==> flow/design.v <==
module control(
    input logic [6:0]op_cc, 
    input logic [2:0]fun3_c, 
    input logic [6:0]fun7_c, 
    input logic calu_br, 
    output logic cmem_wr, 
    output logic cbr, 
    output logic cmem_rd, 
    output logic creg_wr, 
    output logic cmem_reg, 
    output logic [5:0] calu_op, 
    output logic [2:0] cop_a, 
    output logic cop_b, 
    output logic i_type,  
    output logic r_type,
    output logic s_type,
    output logic sb_type,
    output logic u_type,
    output logic uj_type
);
    localparam  
                R_TYPE = 7'b0110011 , 
                R_TYPEW = 7'b0111011 , 
                I_TYPEL = 7'b0000011 , 
                I_TYPE = 7'b0010011 , 
                I_TYPEW = 7'b0011011 , 
                I_TYPEJ = 7'b1100111 , 
                I_TYPEE = 7'b1100111 , 
                S_TYPE = 7'b0100011 , 
                SB_TYPE = 7'b1100011 , 
                U_TYPE = 7'b0010111 , 
                UJ_TYPE = 7'b1101111 ; 
    assign creg_wr = ( (op_cc == R_TYPE) | (op_cc == R_TYPEW) | (op_cc == I_TYPE) | (op_cc == I_TYPEW)
                        | (op_cc == I_TYPEJ) | (op_cc == I_TYPEL) | (op_cc == U_TYPE) | (op_cc == UJ_TYPE)
                        | (op_cc == 7'h37)  
                      ) ? 1'b1 : 1'b0 ;
    assign cop_a = ( (op_cc == R_TYPE) | (op_cc == R_TYPEW) | (op_cc == I_TYPE) | (op_cc == I_TYPEW) | (op_cc == I_TYPEJ)
                        | (op_cc == I_TYPEL) | (op_cc == SB_TYPE)
                    ) ? 1'b1 : 1'b0 ;
    assign cop_b = ( (op_cc == R_TYPE) | (op_cc == R_TYPEW) | (op_cc == SB_TYPE) | (op_cc == S_TYPE)
                    ) ? 1'b1 : 1'b0 ;
    assign cmem_wr = (op_cc == S_TYPE) ? 1'b1 : 1'b0 ;
    assign cmem_rd = (op_cc == I_TYPEL) ? 1'b1 : 1'b0 ;
    assign cmem_reg = (op_cc == I_TYPEL) ? 1'b1 : 1'b0 ;
    assign cbr = (op_cc == SB_TYPE) && (calu_br == 1'b1) ? 1'b1 : 1'b0 ;
    assign i_type = ( (op_cc == I_TYPE) | (op_cc == I_TYPEE) | (op_cc == I_TYPEJ) | (op_cc == I_TYPEL)
                     | (op_cc == I_TYPEW) ) ? 1'b1 : 1'b0 ; 
    assign r_type = ( (op_cc == R_TYPE) | (op_cc == R_TYPEW) ) ? 1'b1 : 1'b0 ;
    assign s_type = (op_cc == S_TYPE) ? 1'b1 : 1'b0 ;
    assign sb_type = (op_cc == SB_TYPE) ? 1'b1 : 1'b0 ;
    assign u_type = (op_cc == U_TYPE) ? 1'b1 : 1'b0 ;
    assign uj_type = (op_cc == UJ_TYPE) ? 1'b1 : 1'b0 ;
    assign calu_op =   ((op_cc == 7'h03) && (fun3_c == 3'h0)) ? 6'd1 :  
                       ((op_cc == 7'h03) && (fun3_c == 3'h1)) ? 6'd2 :   
                       ((op_cc == 7'h03) && (fun3_c == 3'h2)) ? 6'd3 :   
                       ((op_cc == 7'h03) && (fun3_c == 3'h3)) ? 6'd4 :   
                       ((op_cc == 7'h03) && (fun3_c == 3'h4)) ? 6'd5 :   
                       ((op_cc == 7'h03) && (fun3_c == 3'h5)) ? 6'd6 :   
                       ((op_cc == 7'h03) && (fun3_c == 3'h6)) ? 6'd7 :   
                       ((op_cc == 7'h13) && (fun3_c == 3'h0)) ? 6'd8 :   
                       ((op_cc == 7'h13) && (fun3_c == 3'h1) && (fun7_c == 7'h0)) ? 6'd9 :   
                       ((op_cc == 7'h13) && (fun3_c == 3'h2)) ? 6'd10 :   
                       ((op_cc == 7'h13) && (fun3_c == 3'h3)) ? 6'd11 :   
                       ((op_cc == 7'h13) && (fun3_c == 3'h4)) ? 6'd12 :   
                       ((op_cc == 7'h13) && (fun3_c == 3'h5) && (fun7_c == 7'h00)) ? 6'd13 :   
                       ((op_cc == 7'h13) && (fun3_c == 3'h5) && (fun7_c == 7'h20)) ? 6'd14 :   
                       ((op_cc == 7'h13) && (fun3_c == 3'h6)) ? 6'd15 :   
                       ((op_cc == 7'h13) && (fun3_c == 3'h7)) ? 6'd16 :   
                       ((op_cc == 7'h17)) ? 6'd17 :   
                       ((op_cc == 7'h23) && (fun3_c == 3'h0)) ? 6'd18 :   
                       ((op_cc == 7'h23) && (fun3_c == 3'h1)) ? 6'd19 :   
                       ((op_cc == 7'h23) && (fun3_c == 3'h2)) ? 6'd20 :   
                       ((op_cc == 7'h23) && (fun3_c == 3'h3)) ? 6'd21 :   
                       ((op_cc == 7'h33) && (fun3_c == 3'h0) && (fun7_c == 7'h00)) ? 6'd22 :   
                       ((op_cc == 7'h33) && (fun3_c == 3'h0) && (fun7_c == 7'h20)) ? 6'd23 :   
                       ((op_cc == 7'h33) && (fun3_c == 3'h1) && (fun7_c == 7'h00)) ? 6'd24 :   
                       ((op_cc == 7'h33) && (fun3_c == 3'h2) && (fun7_c == 7'h00)) ? 6'd25 :   
                       ((op_cc == 7'h33) && (fun3_c == 3'h3) && (fun7_c == 7'h00)) ? 6'd26 :   
                       ((op_cc == 7'h33) && (fun3_c == 3'h4) && (fun7_c == 7'h00)) ? 6'd27 :   
                       ((op_cc == 7'h33) && (fun3_c == 3'h5) && (fun7_c == 7'h00)) ? 6'd28 :   
                       ((op_cc == 7'h33) && (fun3_c == 3'h5) && (fun7_c == 7'h20)) ? 6'd29 :   
                       ((op_cc == 7'h33) && (fun3_c == 3'h6) && (fun7_c == 7'h00)) ? 6'd30 :   
                       ((op_cc == 7'h33) && (fun3_c == 3'h7) && (fun7_c == 7'h00)) ? 6'd31 :   
                       ((op_cc == 7'h37)) ? 6'd32 :   
                       ((op_cc == 7'h63) && (fun3_c == 3'h0)) ? 6'd33 :   
                       ((op_cc == 7'h63) && (fun3_c == 3'h1)) ? 6'd34 :   
                       ((op_cc == 7'h63) && (fun3_c == 3'h4)) ? 6'd35 :   
                       ((op_cc == 7'h63) && (fun3_c == 3'h5)) ? 6'd36 :   
                       ((op_cc == 7'h63) && (fun3_c == 3'h6)) ? 6'd37 :   
                       ((op_cc == 7'h63) && (fun3_c == 3'h7)) ? 6'd38 :   
                       ((op_cc == 7'h67) && (fun3_c == 3'h0)) ? 6'd39 :   
                       ((op_cc == 7'h6F)) ? 6'd40 : 6'd0 ;  
endmodule
module imm_gen(
        input logic [31:0] instr,  
        output logic [31:0] imm  
    );
    always_comb begin
        imm = 32'd0;
        if (instr[6:0] == 7'h03 || instr[6:0] == 7'h13 || instr[6:0] == 7'h1B || instr[6:0] == 7'h67 || instr[6:0] == 7'h73)begin  
            imm = {{20{instr[31]}}, {instr [31:20]}};
        end
        else if (instr[6:0] == 7'h23)begin  
            imm = { {20{instr[31]}}, {instr [31:25],instr [11:7]}};
        end
        else if (instr[6:0] == 7'h63)begin  
            imm = { {19{instr[31]}},instr[31],instr[7],instr [30:25] ,instr[11:8],1'b0 };
        end
        else if (instr[6:0] == 7'h17 || instr[6:0] == 7'h37)begin  
            imm = {instr[31:12],12'b0};
        end
        else if (instr[6:0] == 7'h6F)begin  
            imm = { {11{instr[31]}}, instr[31], instr[19:12], instr[20], instr[30:21], 1'b0};
        end
    end
endmodule
module alu(
    input logic clk,
    input logic rst,  
    input logic [31:0] aop_a,
    input logic [31:0] aop_b,
    input logic [31:0] aimm,
    input logic [5:0] alu_op,
    input logic [31:0] apc,
    output logic cond,  
    output logic branch,
    output logic [31:0] result
);
always_comb begin
    cond = 1'b0;
    if (alu_op ==  6'd33)begin  
        if (aop_a == aop_b)begin
            cond = 1'b1;
        end 
    end
    if (alu_op ==  6'd34)begin  
        if (aop_a != aop_b)begin
            cond = 1'b1;
        end 
    end
    if (alu_op == 6'd35)begin  
        if ($signed(aop_a) < $signed(aop_b))begin
            cond = 1'b1;
        end 
    end
    if (alu_op == 6'd36)begin  
        if ($signed(aop_a) >= $signed(aop_b))begin
            cond = 1'b1;
        end     
    end
    if ($unsigned(alu_op) == $unsigned(6'd37))begin  
        if (aop_a < aop_b)begin
            cond = 1'b1;
        end 
    end
    if ($unsigned(alu_op) ==  $unsigned(6'd38))begin  
        if (aop_a >= aop_b)begin
            cond = 1'b1;
        end 
    end
end
always_ff @(posedge clk) begin
    if (rst == 1'b1)begin
        result <= 32'd0;
        branch <= 1'b0;
    end
    else begin
    branch <= cond;
    if (alu_op ==  6'd1)begin  
        result <= aop_a + aimm;
    end
    if (alu_op ==  6'd2)begin  
        result <= aop_a + aimm;
    end
    if (alu_op ==  6'd3)begin  
        result <= aop_a + aimm;
    end
    if (alu_op ==  6'd4)begin  
        result <= aop_a + aimm;
    end
    if (alu_op ==  6'd5)begin  
        result <= aop_a + aimm;
    end
    if (alu_op ==  6'd6)begin  
        result <= aop_a + aimm;
    end
    if (alu_op ==  6'd7)begin  
        result <= aop_a + aimm;
    end
    if (alu_op ==  6'd8)begin  
        result <= aop_a + aimm;
    end
    if (alu_op ==  6'd9)begin  
        result <= aop_a << aimm[4:0];
    end
    if (alu_op ==  6'd10)begin  
        result <= $signed(aop_a) < $signed(aimm) ? 32'd1 : 32'd0;
    end
    if ($unsigned(alu_op) == $unsigned(6'd11))begin  
        result <= aop_a < aimm ? 32'd1 : 32'd0;
    end
    if (alu_op ==  6'd12)begin  
        result <= aop_a ^ aimm;
    end
    if (alu_op ==  6'd13)begin  
        result <= aop_a >> aimm[4:0];
    end
    if (alu_op ==  6'd14)begin  
        result <= $signed(aop_a) >>> aimm[4:0];
    end
    if (alu_op ==  6'd15)begin  
        result <= aop_a | aimm;
    end
    if (alu_op ==  6'd16)begin  
        result <= aop_a & aimm;
    end
    if (alu_op ==  6'd17)begin  
        result <= apc + aimm;
    end
    if (alu_op ==  6'd18)begin  
        result <= aop_a + aimm;
    end
    if (alu_op ==  6'd19)begin  
        result <= aop_a + aimm;
    end
    if (alu_op ==  6'd20)begin  
        result <= aop_a + aimm;
    end
    if (alu_op ==  6'd21)begin  
        result <= aop_a + aimm;
    end
    if (alu_op ==  6'd22)begin  
        result <= aop_a + aop_b;
    end
    if (alu_op ==  6'd23)begin  
        result <= aop_a - aop_b;
    end
    if (alu_op ==  6'd24)begin  
        result <= aop_a << aop_b[4:0];
    end
    if (alu_op ==  6'd25)begin  
        result <= $signed(aop_a) < $signed(aop_b) ? 32'd1 : 32'd0;
    end
    if ($unsigned(alu_op) ==  $unsigned(6'd26))begin  
        result <= aop_a < aop_b ? 32'd1 : 32'd0;
    end
    if (alu_op ==  6'd27)begin  
        result <= aop_a ^ aop_b;
    end
    if (alu_op ==  6'd28)begin  
        result <= aop_a >> aop_b[4:0];
    end
    if (alu_op ==  6'd29)begin  
        result <= $signed(aop_a) >>> aop_b[4:0];
    end
    if (alu_op ==  6'd30)begin  
        result <= aop_a | aop_b;
    end
    if (alu_op ==  6'd31)begin  
        result <= aop_a & aop_b;
    end
    if (alu_op ==  6'd32)begin  
        result <= aimm;
    end
    if (alu_op ==  6'd39)begin  
        result <= apc + 32'd4;
    end
    if (alu_op ==  6'd40)begin  
        result <= apc + 32'd4;
    end
    end
end
endmodule
module ifu(
    input logic ibranch,  
    input logic i_typej,  
    input logic sb_type,  
    input logic uj_type,  
    input logic [31:0] iop_a,  
    input logic [31:0] imm,
    input logic [31:0] pci,  
    input logic clk, 
    input logic rst,  
    output logic [31:0] pc  
);
always_ff @(posedge clk) begin
    if (rst == 1'b1)begin
    pc <= 32'd0;
    end
    else if (sb_type == 1'b1 && ibranch == 1'b1)begin  
    pc <= pci + imm;
    end
    else if (i_typej == 1'b1)begin  
    pc <= (iop_a + imm) & 32'hFFFF_FFFE;
    end
    else if (uj_type == 1'b1)begin  
    pc <= pci + imm;
    end
    else begin
        pc <= pci + 32'd4;
    end
end
endmodule
module bolt_exec(
    input logic clk,
    input logic rst,  
    input logic [31:0] instr,  
    input logic [31:0] rs1,  
    input logic [31:0] rs2,  
    input logic [31:0] pc,  
    output logic [31:0] result,  
    output logic [31:0] next_pc,  
    output logic branch,  
    output logic reg_wr,  
    output logic mem_wr,  
    output logic mem_rd  
);
    logic cmem_wr, cbr, cmem_rd, creg_wr, cmem_reg, cop_b;
    logic [2:0] cop_a;
    logic [5:0] calu_op;
    logic i_type, r_type, s_type, sb_type, u_type, uj_type;
    logic [31:0] imm;
    logic cond;
    control u_control (
        .op_cc(instr[6:0]), .fun3_c(instr[14:12]), .fun7_c(instr[31:25]), .calu_br(cond),
        .cmem_wr(cmem_wr), .cbr(cbr), .cmem_rd(cmem_rd), .creg_wr(creg_wr), .cmem_reg(cmem_reg),
        .calu_op(calu_op), .cop_a(cop_a), .cop_b(cop_b),
        .i_type(i_type), .r_type(r_type), .s_type(s_type), .sb_type(sb_type), .u_type(u_type),
        .uj_type(uj_type)
    );
    imm_gen u_imm_gen (.instr(instr), .imm(imm));
    alu u_alu (
        .clk(clk), .rst(rst), .aop_a(rs1), .aop_b(rs2), .aimm(imm), .alu_op(calu_op), .apc(pc),
        .cond(cond), .branch(branch), .result(result)
    );
    ifu u_ifu (
        .ibranch(cbr), .i_typej(calu_op == 6'd39), .sb_type(sb_type), .uj_type(calu_op == 6'd40),
        .iop_a(rs1), .imm(imm), .pci(pc), .clk(clk), .rst(rst), .pc(next_pc)
    );
    always_ff @(posedge clk) begin
        if (rst == 1'b1)begin
            reg_wr <= 1'b0;
            mem_wr <= 1'b0;
            mem_rd <= 1'b0;
        end
        else begin
            reg_wr <= creg_wr;
            mem_wr <= cmem_wr;
            mem_rd <= cmem_rd;
        end
    end
endmodule
### Tool chain data of bolt_exec

Tool output for the design above, in the order of the flow.
Line numbers count from 1 in the design file above.
Library cell names are shortened.
A cell with - has no value.

| set-up | value |
|---|---|
| design top | bolt_exec |
| clock | clk |
| cell library | sky130hd |
| timing corner | tt_025C_1v80 |

### Word-level counts

Yosys after proc, flatten, opt, wreduce and memory -nomap, before mapping. Memory bits, and registers merged into a memory's read port (data or address), are not among the register bits. Print and check cells are not counted.

| operators by class | value |
|---|---|
| bitwise gates (word level) | 14 |
| $add $sub $neg | 5 |
| shifts and indexed selects | 6 |
| reductions and logical operators | 57 |
| multipliers | 0 |
| magnitude comparators | 6 |
| mux-type cells | 103 |
| divide/modulo/power cells | 0 |
| equality and inequality tests | 62 |

Operator list:

| cell | number |
|---|---|
| two-way mux 32 bit | 42 |
| two-way mux 6 bit | 40 |
| < comparator 32 bit | 4 |
| adder 32 bit | 3 |
| equality test 6 x 5 -> 1 bit (second input constant) | 16 |
| >= comparator 32 bit | 2 |
| bitwise AND 32 bit | 2 |
| OR 32 bit | 2 |
| XOR 32 bit | 2 |
| << shifter 32 x 5 -> 32 bit | 2 |
| >> shifter 32 x 5 -> 32 bit | 2 |
| >>> shifter 32 x 5 -> 32 bit | 2 |
| equality test 6 bit (second input constant) | 9 |
| logical AND 1 bit | 49 |
| equality test 6 x 4 -> 1 bit (second input constant) | 8 |
| equality test 7 x 6 -> 1 bit (second input constant) | 5 |
| nonzero test 34 bit | 1 |
| adder 32 x 3 -> 32 bit (second input constant) | 1 |
| subtractor 32 bit | 1 |
| equality test 32 bit | 1 |
| != test 32 bit | 1 |
| equality test 7 bit (second input constant) | 4 |
| equality test 6 x 3 -> 1 bit (second input constant) | 4 |
| equality test 7 x 5 -> 1 bit (second input constant) | 3 |
| two-way mux 1 bit | 21 |
| equality test 3 bit (second input constant) | 4 |
| equality test 6 x 2 -> 1 bit (second input constant) | 2 |
| OR 1 bit | 8 |

Not listed: further kinds 7, cells in them 12.

| bit counts | value |
|---|---|
| memory bits (read-only) | 0 |
| output and inout port bits | 68 |
| memories kept | 0 |
| cells after elaboration | 259 |
| input port bits | 130 |
| memory bits (writable) | 0 |
| word width x clocked read ports | 0 |
| bits in latches | 0 |
| bits in registers | 68 |

### Logic depth

Longest topological path by Yosys (ltp), each cell counted once; first at word level (registers and memories cut), then after technology mapping (sequential cells cut; the memories' decode and read muxes count).

| logic depth | value |
|---|---|
| depth after elaboration | 76 |
| ABC_AREA | 0 |
| gate-level depth with buffers | 24 |
| gate-level depth less buffers | 20 |

### After synthesis

The flow's flattened synthesis, as Yosys stat reports it; memories are mapped. The netlist is that of the ABC_AREA named above (0 if unset); the other value can give another one.

Cell types:

| type | number | area in all (sq um) |
|---|---|---|
| ha_1 | 243 | 3.04E+03 |
| a21oi_1 | 386 | 1.93E+03 |
| dfxtp_1 | 68 | 1.36E+03 |
| nand2_1 | 358 | 1.34E+03 |
| o21ai_0 | 267 | 1.34E+03 |
| nor2_1 | 349 | 1.31E+03 |
| clkbuf_1 | 219 | 822.038 |
| nand3_1 | 161 | 805.773 |
| a211oi_1 | 106 | 795.763 |
| mux2i_1 | 72 | 720.691 |
| o211ai_1 | 91 | 683.155 |
| xnor2_1 | 72 | 630.605 |
| nor3_1 | 123 | 615.59 |
| inv_1 | 153 | 574.301 |
| a221oi_1 | 50 | 437.92 |
| a21o_1 | 56 | 420.403 |
| xor2_1 | 46 | 402.886 |
| o221ai_1 | 42 | 367.853 |

Not listed: further types 94, cells in them 973.

| synthesis totals | value |
|---|---|
| cells in the netlist | 3835 |
| sequential part of the area | 1361.3 sq um |
| flip-flop cells | 68 |
| cell area after synthesis | 25274.2 sq um |
| buffers | 310 |

By module: a second synthesis without flattening, with its own total; a netlist apart from the flattened one above.

| unflattened totals | value |
|---|---|
| cell total of the unflattened synthesis | 4104 |
| area (unflattened synthesis) | 27548.9 sq um |

Each row is one instance without its submodules.

Modules:

| module | instances | cells | area (sq um) | sequential area (sq um) |
|---|---|---|---|---|
| alu | 1 | 3199 | 21006.4 | 660.6 |
| ifu | 1 | 677 | 5043.6 | 640.6 |
| control | 1 | 124 | 769.5 | 0.0 |
| imm_gen | 1 | 93 | 605.6 | 0.0 |
| bolt_exec | 1 | 11 | 123.9 | 60.1 |

### Timing after synthesis

Source: OpenSTA report_checks on the synthesized netlist (no wires, ideal clock, input and output delay 20% of the period each), path of least setup slack; recovery checks are left aside. Register names are those of the netlist, which keeps one name where synthesis merged equal registers.

| timing after synthesis | value |
|---|---|
| path kind | input to register |
| start point | input port instr[5] |
| end point | register u_alu.result[30] |
| launch time at the first pin | 1.300 ns |
| external input delay | 1.300 ns |
| buffers on the path | 5 |
| stages on the path | 22 |
| path slack | 0.978 ns |
| data arrival time | 5.396 ns |
| library setup time | 0.126 ns |
| clock period | 6.5 ns |
| data required time | 6.374 ns |
| path delay | 4.222 ns |
| synthesis period reached | 5.522 ns |

"path delay" = arrival - input delay + setup time.
"stages on the path" counts driving pins, that of a launching flip-flop among them; a cell with two outputs on the path counts twice.
"synthesis period reached" = period - worst setup slack (recovery checks aside). The figure is calculated, with input and output delays left at 20% of the set period.
The rows between start and end are the longest chain of elaborated cells between them; the timing report does not say that the signal goes this way. Where chains are equally long, one stands for them.
Each line given opens the expression or statement behind the cell; cells for indexed reads and writes are added by Yosys, which also makes memories of some case tables.
At most two assigning lines are given for a register; there are more.

| between the ends, after synthesis | value |
|---|---|
| cells stage by stage | buf_2 -> nor2b_1 -> and3_1 -> buf_2 -> o21ai_2 -> inv_2 -> buf_2 -> buf_2 -> buf_2 -> fa_1 -> a21oi_1 -> nand4b_1 -> a21bo_2 -> a21oi_1 -> nor2_1 -> o41ai_1 -> a211oi_1 -> o31ai_1 -> xnor2_1 -> nand2_1 -> a41oi_1 -> o21ai_0 |
| cells in the longest elaborated chain | 76 |
| elaborated cells between the ends (all ways) | 185 |
| those cells by class | add/sub (2); eq/ne (45); shift (3); mux (79); logic (3); reduce/logical (53) |

Ends and longest elaborated chain, after synthesis:

| element | line | RTL |
|---|---|---|
| start: declaration | 307 | `input logic [31:0] instr,` |
| equality test 7 bit | 92 | `((op_cc == 7'h6F)) ? 6'd40 : 6'd0 ;` |
| two-way mux 6 bit | 92 |  |
| two-way mux 6 bit | 91 | `((op_cc == 7'h67) && (fun3_c == 3'h0)) ? 6'd39 :` |
| two-way mux 6 bit | 90 | `((op_cc == 7'h63) && (fun3_c == 3'h7)) ? 6'd38 :` |
| two-way mux 6 bit | 89 | `((op_cc == 7'h63) && (fun3_c == 3'h6)) ? 6'd37 :` |
| two-way mux 6 bit | 88 | `((op_cc == 7'h63) && (fun3_c == 3'h5)) ? 6'd36 :` |
| two-way mux 6 bit | 87 | `((op_cc == 7'h63) && (fun3_c == 3'h4)) ? 6'd35 :` |
| (+62 left out) | - |  |
| two-way mux 32 bit | 250 | `if (alu_op ==  6'd28)begin` |
| two-way mux 32 bit | 253 | `if (alu_op ==  6'd29)begin` |
| two-way mux 32 bit | 256 | `if (alu_op ==  6'd30)begin` |
| two-way mux 32 bit | 259 | `if (alu_op ==  6'd31)begin` |
| two-way mux 32 bit | 262 | `if (alu_op ==  6'd32)begin` |
| two-way mux 32 bit | 265 | `if (alu_op ==  6'd39)begin` |
| two-way mux 32 bit | 268 | `if (alu_op ==  6'd40)begin` |
| end: assignment | 266 | `result <= apc + 32'd4;` |
| end: assignment | 269 | `result <= apc + 32'd4;` |
| end: declaration | 127 | `output logic [31:0] result` |

### Timing after layout

Path of least setup slack in the final report of flow run B (OpenROAD, finished layout, wires in). Where an end is a register, its clock arrival counts in the times.

| timing post-layout | value |
|---|---|
| path kind | input to register |
| start point | input port instr[3] |
| end point | register u_alu.result[0] |
| clock period | 4.33 ns |
| library setup time | 0.05 ns |
| buffers on the path | 8 |
| external input delay | 0.87 ns |
| launch time at the first pin | 0.87 ns |
| data arrival time | 5.13 ns |
| data required time | 4.70 ns |
| stages on the path | 26 |
| path slack | -0.43 ns |

The rows between start and end are the longest chain of elaborated cells between them; the timing report does not say that the signal goes this way. Where chains are equally long, one stands for them.
At most two assigning lines are given for a register; there are more.

| between the ends, post-layout | value |
|---|---|
| cells stage by stage | buf_6 -> buf_6 -> buf_6 -> a2111oi_4 -> o21ai_2 -> nand2_2 -> and2_4 -> buf_12 -> a21oi_4 -> buf_12 -> ha_4 -> nor2b_1 -> o21bai_1 -> a21oi_2 -> o21ai_2 -> nand4_1 -> o211ai_1 -> o211ai_1 -> buf_4 -> buf_4 -> o2111ai_2 -> o211ai_1 -> a211oi_2 -> buf_4 -> o311ai_2 -> nand2_1 |
| cells in the longest elaborated chain | 76 |
| elaborated cells between the ends (all ways) | 189 |
| those cells by class | add/sub (2); compare (2); eq/ne (45); shift (3); mux (81); logic (3); reduce/logical (53) |

Ends and longest elaborated chain, post-layout:

| element | line | RTL |
|---|---|---|
| start: declaration | 307 | `input logic [31:0] instr,` |
| equality test 7 bit | 92 | `((op_cc == 7'h6F)) ? 6'd40 : 6'd0 ;` |
| two-way mux 6 bit | 92 |  |
| two-way mux 6 bit | 91 | `((op_cc == 7'h67) && (fun3_c == 3'h0)) ? 6'd39 :` |
| two-way mux 6 bit | 90 | `((op_cc == 7'h63) && (fun3_c == 3'h7)) ? 6'd38 :` |
| two-way mux 6 bit | 89 | `((op_cc == 7'h63) && (fun3_c == 3'h6)) ? 6'd37 :` |
| two-way mux 6 bit | 88 | `((op_cc == 7'h63) && (fun3_c == 3'h5)) ? 6'd36 :` |
| two-way mux 6 bit | 87 | `((op_cc == 7'h63) && (fun3_c == 3'h4)) ? 6'd35 :` |
| (+62 left out) | - |  |
| two-way mux 32 bit | 250 | `if (alu_op ==  6'd28)begin` |
| two-way mux 32 bit | 253 | `if (alu_op ==  6'd29)begin` |
| two-way mux 32 bit | 256 | `if (alu_op ==  6'd30)begin` |
| two-way mux 32 bit | 259 | `if (alu_op ==  6'd31)begin` |
| two-way mux 32 bit | 262 | `if (alu_op ==  6'd32)begin` |
| two-way mux 32 bit | 265 | `if (alu_op ==  6'd39)begin` |
| two-way mux 32 bit | 268 | `if (alu_op ==  6'd40)begin` |
| end: assignment | 266 | `result <= apc + 32'd4;` |
| end: assignment | 269 | `result <= apc + 32'd4;` |
| end: declaration | 127 | `output logic [31:0] result` |

Add stored flow runs of bolt_exec

Design bolt_exec on sky130hd. What follows are 5 stored runs of the flow, each under its own settings; their order means nothing. The constraints put input and output delay at 20% of the set period each and load the outputs with 0.01 pF.
"period achieved": clock period set for the run, less the worst setup slack. It is reckoned from that one timing run; input and output delays stay at 20% of the period that was set.
"time used up by the worst setup path": the worst setup path's part of the clock period (all of it between registers, 20% less for each end at a port) less its slack. A launch clock that arrives late makes it longer, a capture clock that arrives late makes it shorter.
By "power consumption" is meant OpenSTA's value without simulated activity: inputs other than the clock are taken to toggle once in ten clock periods, and the tool carries that through the logic.
Among the settings, . means not set for that run.
Among the results, . means that no value is shown for the run.

| setting or result | flow run A | flow run B | flow run C | flow run D | flow run E |
|---|---|---|---|---|---|
| ABC_AREA | 1 | . | 1 | 1 | . |
| CAP_MARGIN | 15 | 20 | 15 | 40 | 20 |
| CELL_PAD_IN_SITES_DETAIL_PLACEMENT | 2 | . | 2 | 1 | . |
| CELL_PAD_IN_SITES_GLOBAL_PLACEMENT | 1 | . | 0 | 1 | . |
| CORE_MARGIN | 9 | 2 | 9 | 2 | 2 |
| CORE_UTILIZATION | 28 | 28 | 28 | 60 | 27 |
| CTS_CLUSTER_SIZE | 53 | . | 53 | 22 | . |
| GPL_ROUTABILITY_DRIVEN | 0 | . | 0 | . | . |
| HOLD_SLACK_MARGIN | 0.19 | . | 0.19 | . | . |
| MAX_ROUTING_LAYER | met4 | . | met4 | met4 | . |
| MIN_ROUTING_LAYER | met2 | . | met1 | met2 | . |
| PLACE_DENSITY_LB_ADDON | 0.13 | . | . | . | . |
| SLEW_MARGIN | 10 | 20 | 10 | 20 | 20 |
| TNS_END_PERCENT | 95 | . | 95 | 20 | . |
| period_ns | 3.64 | 4.33 | 3.64 | 6.54 | 6.11 |
| SETUP_SLACK_MARGIN | . | 0.5 | . | 0.5 | 0.5 |
| PLACE_DENSITY | . | . | 0.89 | 0.48 | . |
| CTS_CLUSTER_DIAMETER | . | . | . | 185 | . |
| GPL_TIMING_DRIVEN | . | . | . | 0 | . |
| standard-cell area after layout (sq um) | . | 48805.6 | . | . | 37108.1 |
| worst hold slack (ns) | . | 0.526 | . | . | 0.538 |
| utilization | . | 0.544 | . | . | 0.399 |
| setup total negative slack (ns) | . | -13.314 | . | . | 0.000 |
| area of the die (sq um) | . | 92683.7 | . | . | 96072.1 |
| power consumption (mW) | . | 6.749 | . | . | 3.813 |
| time used up by the worst setup path (ns) | . | 3.90 | . | . | 4.40 |
| worst setup path kind | . | input to register | . | . | input to register |
| mapped cell area after synthesis (sq um) | . | 25274.2 | . | . | 25274.2 |
| period achieved (ns) | . | 4.762 | . | . | 5.623 |
| worst setup slack after layout (ns) | . | -0.432 | . | . | 0.487 |

Flow run A: not finished: placement ended with error DPL-0033
Flow run C: not finished: placement ended with error DPL-0033
Flow run D: not finished: placement ended with error GPL-0301
